==> flow/design.v <==
`timescale 1ns / 1ps
module JC_block(
    input [15:0] jmp_address_pm,
    input [15:0] current_address,
    input [5:0] op,
    input [1:0] flag_ex,
    input interrupt,
    input clk,
    input reset,
    output [15:0] jmp_loc,
    output pc_mux_sel
    );
    wire JV;
    wire JNV;
    wire JZ;
    wire JNZ;
    wire JMP;
    wire RET;
    wire [1:0] flag_mux_1;
    wire [1:0] flag_mux_2;
    reg [1:0] flag_reg;
    wire [15:0] nxt_address;
    wire [15:0] current_address_mux;
    reg [15:0] current_address_reg;
    wire [15:0] jmp_address_mux;
    reg F1;
    reg F2;
    assign JV =  ~op[5] & op[4] & op[3] & op[2] & ~op[1] & ~op[0] ;  
    assign JNV = ~op[5] & op[4] & op[3] & op[2] & ~op[1] & op[0] ;  
    assign JZ =  ~op[5] & op[4] & op[3] & op[2] & op[1] & ~op[0] ;  
    assign JNZ = ~op[5] & op[4] & op[3] & op[2] & op[1] & op[0] ;  
    assign JMP = ~op[5] & op[4] & op[3] & ~op[2] & ~op[1] & ~op[0] ;
    assign RET = ~op[5] & op[4] & ~op[3] & ~op[2] & ~op[1] & ~op[0] ;
    assign flag_mux_1 = (F2) ? flag_ex : flag_reg ;
    assign flag_mux_2 = (RET) ? flag_reg : flag_ex ;
    assign nxt_address = current_address + 1;
    assign current_address_mux = (interrupt)? nxt_address : current_address_reg ;
    assign jmp_address_mux = (F1) ? 'hf0000 : jmp_address_pm;
    assign jmp_loc = (RET) ? current_address_reg : jmp_address_mux ;
    assign pc_mux_sel = ( JV & flag_mux_2[0] ) | ( ~flag_mux_2[0] & JNV ) | ( JZ & flag_mux_2[1] ) | ( ~flag_mux_2[1] & JNZ ) | JMP | RET | F1 ;
    always @(posedge clk ) begin
        if (reset) begin
            flag_reg <= flag_mux_1 ;
            current_address_reg <= current_address_mux ;
            F1 <= interrupt;
            F2 <= interrupt;  
        end
        else begin
            flag_reg <= 0 ;
            current_address_reg <= 0 ;
            F1 <= 0 ;
            F2 <= 0 ;
        end
    end
endmodule  
`timescale 1ns / 1ps
module stall_control_block(
    input [5:0] op,
    input clk,
    input reset,
    output stall,
    output reg stall_pm
    );
    wire HLT;
    wire ld;
    wire JUMP;
    reg ldD0;
    reg jumpD0;
    reg jumpD1;
    assign HLT = op[0] & (~op[1]) & (~op[2]) & (~op[3]) & op[4] & (~op[5]);
    assign ld  = (~op[0]) & (~op[1]) & op[2] & (~op[3]) & op[4] & (~op[5]) & (~ldD0);
    assign JUMP = op[2] & op[3] & op[4] & (~op[5]) &( ~jumpD1);
    assign stall = HLT | ld | JUMP;
    always @(posedge clk)
    begin
			if(reset)begin
					ldD0 <= ld;
					jumpD0 <= JUMP;
					jumpD1 <= jumpD0;
					stall_pm <= stall;
            end
			else begin
					ldD0 <= 0;
					jumpD0 <= 0;
					jumpD1 <= 0;
					stall_pm <= 0;
			end
     end
endmodule
`timescale 1ns / 1ps
module program_memory_block(
    output [31:0] ins,
    output [15:0] current_address,
    input [15:0] jmp_loc,
    input pc_mux_sel,
    input [31:0] pm_rdata,
    input stall,
    input stall_pm,
    input reset,
    input clk
    );
    wire [31:0] PM_out;
    wire [15:0] hold_address_tmp;
    wire [15:0] next_address_tmp;
    wire [31:0] ins_prv_tmp;
	wire [31:0] ins_pm;
    assign PM_out = pm_rdata;
    reg [15:0] hold_address;
    reg [15:0] next_address;
    wire [15:0] CAJ;
    wire [15:0] CAR; 
    reg [31:0] ins_prv;
    assign CAJ = (stall == 1'b0) ? next_address : hold_address;
    assign CAR = (pc_mux_sel == 1'b0) ? CAJ : jmp_loc;
    assign current_address  = (reset == 1'b0) ? 16'b0 : CAR;
    assign ins_pm = (stall_pm == 1'b0) ? PM_out : ins_prv;
    assign ins = (reset == 1'b0) ? 32'b0 : ins_pm;
    assign hold_address_tmp = (reset == 1'b0) ? 16'b0 : current_address;
    assign next_address_tmp = (reset == 1'b0) ? 16'b0 : current_address + 16'b0000000000000001;
    assign ins_prv_tmp = (reset == 1'b0) ? 32'b0 : ins;
    always @ (posedge clk) begin
    if(reset)
       begin
            hold_address <= hold_address_tmp;
            next_address <= next_address_tmp;
            ins_prv <= ins_prv_tmp;
       end
       else begin
            hold_address <= 0;
            next_address <= 0;
            ins_prv <= 0;
       end
    end
endmodule
`timescale 1ns / 1ps
module Register_Bank_Block(
     input [15:0] ans_ex,
    input [15:0] ans_dm,
    input [15:0] ans_wb,
    input [15:0] imm,
    input [4:0] RA,
    input [4:0] RB,
    input [4:0] RW_dm,
    input [1:0] mux_sel_A,
    input [1:0] mux_sel_B,
    input imm_sel,
    input clk,
    output [15:0] A,
    output [15:0] B
    );
reg [15:0] RegBank [31:0];
reg [15:0] AR;
reg [15:0] BR;
wire [15:0] BI;
always @(posedge clk)
begin  
        AR <= RegBank[RA];
        BR <= RegBank[RB];
        RegBank[RW_dm] <= ans_dm;
end
assign A = (mux_sel_A == 2'b00) ? AR :
    (mux_sel_A == 2'b01) ? ans_ex :
    (mux_sel_A == 2'b10) ? ans_dm :
    (mux_sel_A == 2'b11) ? ans_wb : 0 ;
assign BI = (mux_sel_B == 2'b00) ? BR :
    (mux_sel_B == 2'b01) ? ans_ex :
    (mux_sel_B == 2'b10) ? ans_dm :
    (mux_sel_B == 2'b11) ? ans_wb : 0 ;
assign B = (imm_sel == 1'b0) ? BI : imm ;
endmodule
`timescale 1ns / 1ps
module execution_block(input [15:0] A,
                       input [15:0] B,
                       input [15:0] data_in,
                       input [5:0] op_dec,
                       input clk,
                       input reset,
                       output reg [15:0] ans_ex,
                       output reg [15:0] DM_data,
                       output reg [15:0] data_out,
                       output [1:0] flag_ex);
    wire [15:0] ans_tmp;
    wire [15:0] data_out_buff;
    reg [1:0] flag_prv;
    assign {flag_ex[0], ans_tmp} = (op_dec == 6'b000000) ? A + B :   
                                   (op_dec == 6'b000001) ? A + (~B) + 1 :   
                                   (op_dec == 6'b000010) ? {1'b0, B} :   
                                   (op_dec == 6'b000100) ? {1'b0, A & B} :   
                                   (op_dec == 6'b000101) ? {1'b0, A | B} :   
                                   (op_dec == 6'b000110) ? {1'b0, A ^ B} :   
                                   (op_dec == 6'b000111) ? {1'b0, ~B} :   
                                   (op_dec == 6'b001000) ? A + B :   
                                   (op_dec == 6'b001001) ? A + (~B) + 1 :   
                                   (op_dec == 6'b001010) ? {1'b0, B} :   
                                   (op_dec == 6'b001100) ? {1'b0, A & B} :   
                                   (op_dec == 6'b001101) ? {1'b0, A | B} :   
                                   (op_dec == 6'b001110) ? {1'b0, A ^ B} :   
                                   (op_dec == 6'b001111) ? {1'b0, ~B} :   
                                   (op_dec == 6'b010000) ? {1'b0, ans_ex} :   
                                   (op_dec == 6'b010001) ? {1'b0, ans_ex} :   
                                   (op_dec == 6'b010100) ? {1'b0, A} :   
                                   (op_dec == 6'b010101) ? {1'b0, A} :   
                                   (op_dec == 6'b010110) ? {1'b0, data_in} :   
                                   (op_dec == 6'b010111) ? {1'b0, ans_ex} :   
                                   (op_dec == 6'b011000) ? {1'b0, ans_ex} :   
                                   (op_dec == 6'b011001) ? {1'b0, A << B} :   
                                   (op_dec == 6'b011010) ? {1'b0, A >> B} :   
                                   (op_dec == 6'b011011) ? {1'b0, $signed(A) >>> B} :   
                                   (op_dec == 6'b011100) ? {flag_prv[0], ans_ex} :   
                                   (op_dec == 6'b011101) ? {flag_prv[0], ans_ex} :   
                                   (op_dec == 6'b011110) ? {flag_prv[0], ans_ex} :   
                                   (op_dec == 6'b011111) ? {flag_prv[0], ans_ex} :   
                                   {1'b0, 16'b0};   
    assign data_out_buff = (op_dec == 6'b010111) ? A : 0;   
    assign flag_ex[1] = (op_dec >= 6'b011100) ? flag_prv[1]:
                        (op_dec >= 6'b010000 & op_dec != 6'b010111) ? 0:
                         (ans_ex == 0) ? 1'b1 : 0;
    always @(posedge clk) begin
        if (reset) begin
            ans_ex <= ans_tmp;
            data_out <= data_out_buff;
            DM_data <= B;
            flag_prv <= flag_ex;
        end
        else begin
            ans_ex <= 0;
            data_out <= 0;
            DM_data <= 0;
            flag_prv <= 0;
        end
    end
endmodule  
`timescale 1ns / 1ps
module Data_Memory_Block(
    input [15:0] ans_ex,
    input [15:0] DM_data,
    input mem_rw_ex,
    input mem_en_ex,
    input mem_mux_sel_dm,
    input reset,
    input clk,
    output dm_en,
    output dm_we,
    output [15:0] dm_addr,
    output [15:0] dm_wdata,
    input [15:0] dm_rdata,
    output [15:0] ans_dm
    );
reg [15:0] Ex_out;
wire [15:0] DM_out;
assign dm_en = mem_en_ex;
assign dm_we = mem_rw_ex;
assign dm_addr = ans_ex;
assign dm_wdata = DM_data;
assign DM_out = dm_rdata;
always @(posedge clk)
begin
    if(reset)
       begin
            Ex_out <= ans_ex;
       end
       else begin
            Ex_out <= 0;
       end
end
assign ans_dm = (mem_mux_sel_dm == 1'b0)? Ex_out : DM_out;
endmodule
`timescale 1ns / 1ps
module dc_block(
input [31:0]ins,
input clk,
input reset,
output reg [15:0] imm,
output reg[5:0]op_dec,
output [4:0] RW_dm,
output [1:0] mux_sel_A,
output [1:0] mux_sel_B,
output reg imm_sel,
output reg mem_en_ex,
output reg mem_rw_ex,
output reg mem_mux_sel_dm
    );
wire JMP,Cond_J,LD_fb,Imm,ld,ST;
reg ld_dff,st_dff,lower_dff;
assign JMP = (~ins[31] && ins[30] && ins[29] && ~ins[28] && ~ins[27] && ~ins[26]);
assign Cond_J = (~ins[31] && ins[30] && ins[29] && ins[28]);
assign LD_fb = (~ins[31] && ins[30] && ~ins[29] && ins[28] && ~ins[27] && ~ins[26] && ~ld_dff);
assign Imm = (~ins[31] && ~ins[30] && ins[29]);
assign ld = (~ins[31] && ins[30] && ~ins[29] && ins[28] && ~ins[27] && ~ins[26]);
assign ST = (~ins[31] && ins[30] && ~ins[29] && ins[28] && ~ins[27] && ins[26]);
wire [5:0]op_dec_tmp;
wire [14:0]extendand;
wire [14:0]extend;
assign op_dec_tmp = (reset==0?5'b0:ins[31:26]);
wire JCnor,ld_fb_dff_tmp;
reg ld_fb_dff;
assign JCnor = ~(JMP || Cond_J || ld_dff);
assign ld_fb_dff_tmp  = (reset==0?0:ld_fb_dff);
assign extend = (JCnor==0?15'b0:15'b111111111111111);
assign extendand[0] = (extend[0] && ins[11]);    
assign extendand[1] = (extend[1] && ins[12]); 
assign extendand[2] = (extend[2] && ins[13]); 
assign extendand[3] = (extend[3] && ins[14]); 
assign extendand[4] = (extend[4] && ins[15]); 
assign extendand[5] = (extend[5] && ins[16]); 
assign extendand[6] = (extend[6] && ins[17]); 
assign extendand[7] = (extend[7] && ins[18]); 
assign extendand[8] = (extend[8] && ins[19]); 
assign extendand[9] = (extend[9] && ins[20]); 
assign extendand[10] = (extend[10] && ins[21]); 
assign extendand[11] = (extend[11] && ins[22]); 
assign extendand[12] = (extend[12] && ins[23]); 
assign extendand[13] = (extend[13] && ins[24]); 
assign extendand[14] = (extend[14] && ins[25]); 
wire ldand,ld_dff_tmp,st_dff_tmp,lower_dff_tmp;
assign ldand = (ld && ~ld_dff);
assign ld_dff_tmp = (reset==0?0:ldand);
assign st_dff_tmp = (reset==0?0:ST);
assign lower_dff_tmp = (reset==0?0:ins[26]);
wire loweror,lowerand,ldff1_tmp,ldff2_tmp,ldff3_tmp,ldff4_tmp;
reg ldff_2;
assign loweror = (ld_dff || st_dff);
assign lowerand = (loweror && ~lower_dff);
assign ldff1_tmp = (reset==0?0:lower_dff);
assign ldff2_tmp = (reset==0?0:lowerand);
assign ldff3_tmp = (reset==0?0:loweror);
assign ldff4_tmp = (reset==0?0:ldff_2);
wire immdff_tmp;
assign immdff_tmp = (reset==0?0:Imm);
wire [15:0]immreg_tmp;
assign immreg_tmp = (reset==0?0:ins[15:0]);
reg [4:0]r1,r2,r3,r4,r5,r6;
wire [4:0]r1_tmp,r2_tmp,r3_tmp,r4_tmp,r5_tmp,r6_tmp;
assign r1_tmp = (reset==0?0:extendand[9:5]);
assign r2_tmp = (reset==0?0:extendand[14:10]);
assign r3_tmp = (reset==0?0:r2);
assign r4_tmp = (reset==0?0:r3);
assign r5_tmp = (reset==0?0:r4);
assign r6_tmp = (reset==0?0:extendand[4:0]);
assign RW_dm = r4;
wire comp1,comp2,comp3,comp4,comp5,comp6;
wire a1,a2,a3,a4;
assign comp1 = (r1==r3?1:0);
assign comp2 = (r1==r4?1:0);
assign comp3 = (r5==r1?1:0);
assign comp4 = (r3==r6?1:0);
assign comp5 = (r6==r4?1:0);
assign comp6 = (r5==r6?1:0);
assign a1 = (~comp1 && comp2);
assign a2 = (~comp1 && ~comp2 && comp3);
assign a3 = (~comp4 && comp5);
assign a4 = (~comp4 && ~comp5 && comp6);
wire [1:0]enc1,enc2;
assign enc1 = ((1 && (comp1==0) && (a1==0) && (a2==0))==1?2'b00:
                ((1 && (comp1==1) && (a1==0) && (a2==0))==1?2'b01:
					 ( (1 && (comp1==0 || comp1==1) && (a1==1) && (a2==0))==1?2'b10:2'b11)));
assign enc2 = ((1 && (comp4==0) && (a3==0) && (a4==0))==1?2'b00:
                ((1 && (comp4==1) && (a3==0) && (a4==0))==1?2'b01:
					 ( (1 && (comp4==0 || comp4==1) && (a3==1) && (a4==0))==1?2'b10:2'b11)));
assign mux_sel_A = enc1;
assign mux_sel_B = enc2;
always @(posedge clk)
begin
op_dec <= op_dec_tmp;
ld_fb_dff <= ld_fb_dff_tmp;
ld_dff <= ld_dff_tmp;
st_dff <= st_dff_tmp;
lower_dff <= lower_dff_tmp;
mem_rw_ex <= ldff1_tmp;
ldff_2 <= ldff2_tmp;
mem_mux_sel_dm <= ldff4_tmp;
mem_en_ex <= ldff3_tmp;
imm_sel <= immdff_tmp;
imm <= immreg_tmp;
r1 <= r1_tmp;
r2 <= r2_tmp;
r3 <= r3_tmp;
r4 <= r4_tmp;
r5 <= r5_tmp;
r6 <= r6_tmp;
end
endmodule
`timescale 1ns / 1ps
module write_back_block(
    input [15:0] ans_dm,
    input clk,
    input reset,
    output reg [15:0] ans_wb
    );
    always @(posedge clk)
    begin
       if(reset)
       begin
            ans_wb  <= ans_dm;
       end
       else begin
            ans_wb <= 0;
       end
    end
endmodule
`timescale 1ns / 1ps
module MIPS(
    input [15:0] data_in,
    input clk,
    input interrupt,
    input reset,
    output [15:0] data_out,
    output [15:0] pm_addr,
    input [31:0] pm_rdata,
    output dm_en,
    output dm_we,
    output [15:0] dm_addr,
    output [15:0] dm_wdata,
    input [15:0] dm_rdata
    );
wire [31:0] ins;
wire [15:0] A;
wire [15:0] B;
wire [15:0] Current_Address;
wire [15:0] ans_ex;
wire [15:0] ans_dm;
wire [15:0] ans_wb;
wire [1:0] mux_sel_A;
wire [1:0] mux_sel_B;
wire imm_sel;
assign pm_addr = Current_Address;
wire stall,stall_pm,pc_mux_sel;
wire [15:0] jmp_loc;
wire [1:0] flag_ex;
wire [15:0] DM_data;
wire [15:0] imm;
wire [5:0] op_dec;
wire [4:0] RW_dm;
wire mem_en_ex,mem_rw_ex,mem_mux_sel_dm;
JC_block jc(
    .jmp_address_pm(ins[14:0]),
    .current_address(Current_Address),
    .op(ins[31:26]),
    .flag_ex(flag_ex),
    .interrupt(interrupt),
    .clk(clk),
    .reset(reset),
    .jmp_loc(jmp_loc),
    .pc_mux_sel(pc_mux_sel)
    );
stall_control_block sc(
    .op(ins[31:26]),
    .clk(clk),
    .reset(reset),
    .stall(stall),
    .stall_pm(stall_pm)
    );
program_memory_block pm(
    .ins(ins),
    .current_address(Current_Address),
    .jmp_loc(jmp_loc),
    .pc_mux_sel(pc_mux_sel),
    .pm_rdata(pm_rdata),
    .stall(stall),
    .stall_pm(stall_pm),
    .reset(reset),
    .clk(clk)
    );
Register_Bank_Block reg_bank(
    .ans_ex(ans_ex),
    .ans_dm(ans_dm),
    .ans_wb(ans_wb),
    .imm(imm),
    .RA(ins[20:16]),
    .RB(ins[15:11]),
    .RW_dm(RW_dm),
    .mux_sel_A(mux_sel_A),
    .mux_sel_B(mux_sel_B),
    .imm_sel(imm_sel),
    .clk(clk),
    .A(A),
    .B(B)
    );
execution_block ex(
		.A(A),
		.B(B),
      .data_in(data_in),
      .op_dec(op_dec),
      .clk(clk),
      .reset(reset),
      .ans_ex(ans_ex),
      .DM_data(DM_data),
      .data_out(data_out),
      .flag_ex(flag_ex)
		);
Data_Memory_Block dm(
	 .ans_ex(ans_ex),
    .DM_data(DM_data),
    .mem_rw_ex(mem_rw_ex),
    .mem_en_ex(mem_en_ex),
    .mem_mux_sel_dm(mem_mux_sel_dm),
    .reset(reset),
    .clk(clk),
    .dm_en(dm_en),
    .dm_we(dm_we),
    .dm_addr(dm_addr),
    .dm_wdata(dm_wdata),
    .dm_rdata(dm_rdata),
    .ans_dm(ans_dm)
    );
dc_block dc(
	 .ins(ins),
    .clk(clk),
	 .reset(reset),
    .imm(imm),
    .op_dec(op_dec),
    .RW_dm(RW_dm),
    .mux_sel_A(mux_sel_A),
    .mux_sel_B(mux_sel_B),
    .imm_sel(imm_sel),
    .mem_en_ex(mem_en_ex),
    .mem_rw_ex(mem_rw_ex),
    .mem_mux_sel_dm(mem_mux_sel_dm)
    );
write_back_block wb(
    .ans_dm(ans_dm),
    .clk(clk),
    .reset(reset),
    .ans_wb(ans_wb)
    );
endmodule
-- Step by step through the tools: MIPS
The steps from the RTL of MIPS to its reports follow in flow order.
Lines are those of the file above, counted from 1.
Operators: Yosys type, input widths -> output width; for muxes data width and select width s.
Not given: --
- top module: MIPS
- clock port: clk
- standard-cell library: sky130hd
- library corner: tt_025C_1v80

-- Word-level counts
Counts by Yosys on the flattened word-level netlist (proc, flatten, opt, wreduce; memories kept). Print and check cells are left out.
Yosys's memory passes give these memory sizes; they may raise the number of words (mostly to a power of two), join words into wider ones and drop unused or constant bits.
- output and inout port bits: 66
- noted RAM bits: 512
- clocked read ports x word width at 32
- register bits at 229
- noted memories kept: 1
- memory list (name ; words ; width ; rd ports ; write ports ; line ; RTL):
    reg_bank.RegBank ; 32 ; 16 ; 2 ; 1 ; 151 ; reg [15:0] RegBank [31:0];
- $add $sub $neg at 5
- mux-type cells at 62
- shifts and indexed selects: 3
- noted reduce/logical cells: 59
- bitwise gates (word level) at 69
- noted equality and inequality tests: 54
- noted $lt $le $gt $ge: 2
- operators by type and width (cell ; count):
    $mux 17 ; 28
    $mux 16 ; 14
    $logic_and 32x1->1 const A ; 4
    $ne 21x1->1 const B ; 4
    $eq 6x5->1 const B ; 14
    $mux 32 ; 2
    $logic_and 1x1->1 ; 46
    $eq 6x4->1 const B ; 7
    $and 1x1->1 ; 36
    $ne 18x1->1 const B ; 2
    $add 16x1->16 const B ; 2
    $ne 15x1->1 const B ; 2
    $eq 5x5->1 ; 6
    $mux 15 ; 2
    $eq 6x3->1 const B ; 4
    $not 1->1 ; 20
    $add 16x16->17 ; 1
    $add 16x17->17 ; 1
    $not 16->17 ; 1
    $add 17x1->17 const B ; 1
    $and 16x16->16 ; 1
    $or 16x16->16 ; 1
    $xor 16x16->16 ; 1
    $shl 16x16->16 ; 1
    $shr 16x16->16 ; 1
    $sshr 16x16->16 ; 1
    $not 16->16 ; 1
    $logic_not 16->1 ; 1
Not listed: further kinds 15, cells in them 49.

-- Depth
Depth = most cells in a row (Yosys ltp): at word level without a register or memory, in the mapped netlist without a sequential cell, where the memories' decode and read muxes count.
- noted depth after elaboration: 54
- ABC_AREA: 0
- depth in mapped cells at 34

-- Netlist
Yosys stat after the flow's synthesis: flattened, memories mapped to cells. It holds for the ABC_AREA given above (unset counts as 0); a run with the other value may have another netlist.
- mapped cells at 4017
- sequential part of the area: 20119.3 µm²
- noted buffers: 305
- noted mapped area: 40452.5 µm²
- noted flip-flop cells: 749
- cell types (cell type ; count):
    sky130_fd_sc_hd__edfxtp_1 ; 512
    sky130_fd_sc_hd__dfxtp_1 ; 237
    sky130_fd_sc_hd__nand2_1 ; 818
    sky130_fd_sc_hd__mux4_2 ; 128
    sky130_fd_sc_hd__nand3_1 ; 259
    sky130_fd_sc_hd__a311oi_1 ; 132
    sky130_fd_sc_hd__nor2_1 ; 263
    sky130_fd_sc_hd__mux2i_1 ; 89
    sky130_fd_sc_hd__clkbuf_1 ; 205
    sky130_fd_sc_hd__a21oi_1 ; 147
    sky130_fd_sc_hd__o21ai_0 ; 134
    sky130_fd_sc_hd__ha_1 ; 49
    sky130_fd_sc_hd__and3_1 ; 78
    sky130_fd_sc_hd__mux2_2 ; 43
    sky130_fd_sc_hd__xnor2_1 ; 50
    sky130_fd_sc_hd__and2_1 ; 58
    sky130_fd_sc_hd__nor3_1 ; 65
    sky130_fd_sc_hd__inv_1 ; 85
Not listed: further types 80, cells in them 665.
By module: a second synthesis without flattening, with its own total; a netlist apart from the flattened one above.
- cell total of the unflattened synthesis: 3672
- area total of the unflattened synthesis at 42361.9 µm²
Each row is one instance without its submodules.
- by module (module ; area (µm²) ; cells ; instances):
    Register_Bank_Block ; 26425.3 ; 1788 ; 1
    execution_block ; 8001.4 ; 1119 ; 1
    program_memory_block ; 3191.8 ; 294 ; 1
    dc_block ; 2013.2 ; 177 ; 1
    JC_block ; 1167.4 ; 159 ; 1
    Data_Memory_Block ; 928.4 ; 85 ; 1
    write_back_block ; 446.7 ; 33 ; 1
    stall_control_block ; 183.9 ; 16 ; 1
    MIPS ; 3.8 ; 1 ; 1

-- Path before layout
Path of least setup slack by OpenSTA after synthesis, without wires, with an ideal clock, recovery checks aside; 20% of the period is set as input and as output delay. Where synthesis merged equal registers, the netlist keeps one of their names.
- path type: input to output
- start point: in dm_rdata[0]
- end point: out pm_addr[1]
- path delay: 4.898 ns
- setup slack: 2.302 ns
- noted buffers on the path: 5
- input delay at 2.400 ns
- noted stages on the path: 23
- arrival time: 7.298 ns
- noted clock period: 12.0 ns
- synthesis period reached: 9.698 ns
"path delay" = arrival - input delay + setup time.
A path that ends at an output port has no setup time.
"stages on the path" counts driving pins, that of a launching flip-flop among them; a cell with two outputs on the path counts twice.
"synthesis period reached" = period - worst setup slack (recovery checks aside). The figure is calculated, with input and output delays left at 20% of the set period.
Between the ends stands the longest chain of elaborated cells between them, by number of cells; it is not shown to be the way that was timed. Of several equally long chains one is given.
A line is the first line of the expression or statement that the cell stems from. Yosys adds cells for indexed reads and writes and turns some case tables into memories.
- cell sequence: sky130_fd_sc_hd__mux2_2 sky130_fd_sc_hd__or3_1 sky130_fd_sc_hd__a21oi_1 sky130_fd_sc_hd__o31a_1 sky130_fd_sc_hd__buf_6 sky130_fd_sc_hd__clkinv_2 sky130_fd_sc_hd__buf_2 sky130_fd_sc_hd__ha_1 sky130_fd_sc_hd__inv_1 sky130_fd_sc_hd__fa_1 sky130_fd_sc_hd__o21bai_1 sky130_fd_sc_hd__a21oi_2 sky130_fd_sc_hd__o21ai_1 sky130_fd_sc_hd__a21oi_2 sky130_fd_sc_hd__a31oi_1 sky130_fd_sc_hd__or3_1 sky130_fd_sc_hd__a221o_1 sky130_fd_sc_hd__o21a_1 sky130_fd_sc_hd__o21a_4 sky130_fd_sc_hd__buf_6 sky130_fd_sc_hd__buf_6 sky130_fd_sc_hd__clkbuf_1 sky130_fd_sc_hd__a211oi_1
- cells in the longest elaborated chain at 28
- RTL lines, path after synthesis (what ; line ; RTL):
    from (decl) ; 414 ; input [15:0] dm_rdata
    $mux 16 ; 266 ; assign ans_dm = (mem_mux_sel_dm == 1'b0)? Ex_out : DM_out;
    $mux 16 ; 167 ; (mux_sel_B == 2'b10) ? ans_dm :
    $mux 16 ; 166 ; (mux_sel_B == 2'b01) ? ans_ex :
    $mux 16 ; 165 ; assign BI = (mux_sel_B == 2'b00) ? BR :
    $mux 16 ; 169 ; assign B = (imm_sel == 1'b0) ? BI : imm ;
    $not 16->17 ; 193 ; (op_dec == 6'b001001) ? A + (~B) + 1 :
    $add 16x17->17 ; 193 ;
    (+9 left out) ; -- ;
    $mux 17 ; 185 ; assign {flag_ex[0], ans_tmp} = (op_dec == 6'b000000) ? A + B :
    $mux 2 ; 35 ; assign flag_mux_2 = (RET) ? flag_reg : flag_ex ;
    $not 1->1 ; 40 ; assign pc_mux_sel = ( JV & flag_mux_2[0] ) | ( ~flag_mux_2[0] & JNV ) | ( JZ & flag_mux_2[1] ) | ( ~flag_mux_2 ...
    $and 1x1->1 ; 40 ;
    $or 1x1->1 (6 in a row) ; 40 ;
    $mux 16 ; 114 ; assign CAR = (pc_mux_sel == 1'b0) ? CAJ : jmp_loc;
    $mux 16 ; 115 ; assign current_address  = (reset == 1'b0) ? 16'b0 : CAR;
    to (decl) ; 408 ; output [15:0] pm_addr,
Some nets on the timed path still bear RTL names; the line given drives or declares the net.
- named nets, after synthesis (signal ; line):
    B[0] ; 169

-- Worst path after layout
From the final timing report of job 1: the path of least setup slack in the routed layout; clock arrival at registers is part of the times.
- path type: input to output
- start point: in dm_rdata[2]
- end point: out pm_addr[7]
- input delay at 1.62 ns
- noted buffers on the path: 5
- noted stages on the path: 20
- arrival time: 6.10 ns
- setup slack: 0.38 ns
- noted clock period: 8.1 ns
Between the ends stands the longest chain of elaborated cells between them, by number of cells; it is not shown to be the way that was timed. Of several equally long chains one is given.
- cell sequence: sky130_fd_sc_hd__dlygate4sd2_1 sky130_fd_sc_hd__mux2_4 sky130_fd_sc_hd__o221ai_1 sky130_fd_sc_hd__a221o_1 sky130_fd_sc_hd__and2_1 sky130_fd_sc_hd__ha_1 sky130_fd_sc_hd__o21bai_4 sky130_fd_sc_hd__a21oi_4 sky130_fd_sc_hd__o21ai_4 sky130_fd_sc_hd__a21oi_4 sky130_fd_sc_hd__a31oi_4 sky130_fd_sc_hd__or3_1 sky130_fd_sc_hd__a221o_1 sky130_fd_sc_hd__buf_6 sky130_fd_sc_hd__a41oi_4 sky130_fd_sc_hd__o21a_4 sky130_fd_sc_hd__buf_6 sky130_fd_sc_hd__buf_6 sky130_fd_sc_hd__mux2i_2 sky130_fd_sc_hd__buf_4
- cells in the longest elaborated chain at 28
- RTL lines, path post-layout (what ; line ; RTL):
    from (decl) ; 414 ; input [15:0] dm_rdata
    $mux 16 ; 266 ; assign ans_dm = (mem_mux_sel_dm == 1'b0)? Ex_out : DM_out;
    $mux 16 ; 167 ; (mux_sel_B == 2'b10) ? ans_dm :
    $mux 16 ; 166 ; (mux_sel_B == 2'b01) ? ans_ex :
    $mux 16 ; 165 ; assign BI = (mux_sel_B == 2'b00) ? BR :
    $mux 16 ; 169 ; assign B = (imm_sel == 1'b0) ? BI : imm ;
    $not 16->17 ; 193 ; (op_dec == 6'b001001) ? A + (~B) + 1 :
    $add 16x17->17 ; 193 ;
    (+9 left out) ; -- ;
    $mux 17 ; 185 ; assign {flag_ex[0], ans_tmp} = (op_dec == 6'b000000) ? A + B :
    $mux 2 ; 35 ; assign flag_mux_2 = (RET) ? flag_reg : flag_ex ;
    $not 1->1 ; 40 ; assign pc_mux_sel = ( JV & flag_mux_2[0] ) | ( ~flag_mux_2[0] & JNV ) | ( JZ & flag_mux_2[1] ) | ( ~flag_mux_2 ...
    $and 1x1->1 ; 40 ;
    $or 1x1->1 (6 in a row) ; 40 ;
    $mux 16 ; 114 ; assign CAR = (pc_mux_sel == 1'b0) ? CAJ : jmp_loc;
    $mux 16 ; 115 ; assign current_address  = (reset == 1'b0) ? 16'b0 : CAR;
    to (decl) ; 408 ; output [15:0] pm_addr,
Some nets on the timed path still bear RTL names; the line given drives or declares the net.
- named nets, post-layout (signal ; line):
    ans_dm[2] ; 266

Flow measurements of MIPS on sky130hd: 5 stored runs with different settings, listed in no order. Input and output delays are each 20% of the period that was set; the output load is 0.01 pF.
"period reached" means the clock period less the worst setup slack. The figure is calculated, with input and output delays left at 20% of the set period.
"time on the worst setup path" is the time allowed to the run's worst setup path (the clock period less input and output delay, where it has them) less its slack. Clock arrival times count: a late capture clock shortens it, a late launch clock lengthens it.
"total power after layout": no workload was simulated; the value follows from the tool's default switching activity.

Job 1
Settings were ABC_AREA = 0; CELL_PAD_IN_SITES_DETAIL_PLACEMENT = 0; CORE_UTILIZATION = 59; CTS_CLUSTER_DIAMETER = 372; MAX_ROUTING_LAYER = met4; PLACE_DENSITY_LB_ADDON = 0.28; SETUP_SLACK_MARGIN = 1.04; period_ns = 8.1; CAP_MARGIN = 20; CORE_MARGIN = 2; SLEW_MARGIN = 20
- noted the synthesis area: 40452.5 µm²
- noted the die area: 70673.6 µm²
- noted the standard-cell area after layout: 48477.7 µm²
- noted the utilization after layout: 71.1%
- noted the worst setup slack after layout: 0.385 ns
- noted the post-route setup TNS: 0.000 ns
- worst hold slack in the final report at 0.421 ns
- total power after layout at 12.159 mW
- period reached: 7.715 ns
- time on the worst setup path: 4.48 ns
- worst path kind: input to output

Job 2
Settings were CELL_PAD_IN_SITES_GLOBAL_PLACEMENT = 3; CORE_UTILIZATION = 39; GPL_ROUTABILITY_DRIVEN = 0; GPL_TIMING_DRIVEN = 0; PLACE_DENSITY = 0.91; SETUP_SLACK_MARGIN = -0.29; SLEW_MARGIN = 25; TNS_END_PERCENT = 25; period_ns = 6.49; CAP_MARGIN = 20; CORE_MARGIN = 2
- noted the synthesis area: 40452.5 µm²
- noted the die area: 106315.0 µm²
- noted the standard-cell area after layout: 49820.3 µm²
- noted the utilization after layout: 48.3%
- noted the worst setup slack after layout: -0.886 ns
- noted the post-route setup TNS: -15.618 ns
- worst hold slack in the final report at 0.419 ns
- total power after layout at 15.895 mW
- period reached: 7.376 ns
- time on the worst setup path: 4.78 ns
- worst path kind: input to output

Job 3
Settings were CAP_MARGIN = 40; CELL_PAD_IN_SITES_DETAIL_PLACEMENT = 1; CELL_PAD_IN_SITES_GLOBAL_PLACEMENT = 2; CORE_ASPECT_RATIO = 1.71; CORE_MARGIN = 10; CORE_UTILIZATION = 23; CTS_CLUSTER_DIAMETER = 205; GPL_ROUTABILITY_DRIVEN = 1; GPL_TIMING_DRIVEN = 1; SETUP_SLACK_MARGIN = -0.53; period_ns = 11.7; SLEW_MARGIN = 20
- noted the synthesis area: 40452.5 µm²
- noted the die area: 193663.0 µm²
- noted the standard-cell area after layout: 47946.0 µm²
- noted the utilization after layout: 27.4%
- noted the worst setup slack after layout: 0.411 ns
- noted the post-route setup TNS: 0.000 ns
- worst hold slack in the final report at 0.419 ns
- total power after layout at 8.110 mW
- period reached: 11.289 ns
- time on the worst setup path: 6.61 ns
- worst path kind: input to output

Job 4
Settings were CORE_UTILIZATION = 28; PLACE_DENSITY = 0.6; period_ns = 11.4; CAP_MARGIN = 20; CORE_MARGIN = 2; SLEW_MARGIN = 20
- noted the synthesis area: 40452.5 µm²
- noted the die area: 147529.0 µm²
- noted the standard-cell area after layout: 46927.5 µm²
- noted the utilization after layout: 32.7%
- noted the worst setup slack after layout: 0.268 ns
- noted the post-route setup TNS: 0.000 ns
- worst hold slack in the final report at 0.420 ns
- total power after layout at 8.245 mW
- period reached: 11.132 ns
- time on the worst setup path: 6.57 ns
- worst path kind: input to output

Job 5
Settings were ABC_AREA = 1; CAP_MARGIN = 35; CELL_PAD_IN_SITES_DETAIL_PLACEMENT = 1; CELL_PAD_IN_SITES_GLOBAL_PLACEMENT = 3; CORE_ASPECT_RATIO = 1.56; CORE_MARGIN = 5; CORE_UTILIZATION = 23; CTS_CLUSTER_DIAMETER = 205; GPL_ROUTABILITY_DRIVEN = 1; GPL_TIMING_DRIVEN = 0; HOLD_SLACK_MARGIN = 0.26; MAX_ROUTING_LAYER = met4; MIN_ROUTING_LAYER = met1; TNS_END_PERCENT = 70; period_ns = 11.7; SLEW_MARGIN = 20
- noted the synthesis area: 40535.1 µm²
- noted the die area: 184943.0 µm²
- noted the standard-cell area after layout: 49386.1 µm²
- noted the utilization after layout: 28.2%
- noted the worst setup slack after layout: 0.332 ns
- noted the post-route setup TNS: 0.000 ns
- worst hold slack in the final report at 0.403 ns
- total power after layout at 8.965 mW
- period reached: 11.368 ns
- time on the worst setup path: 6.69 ns
- worst path kind: input to output
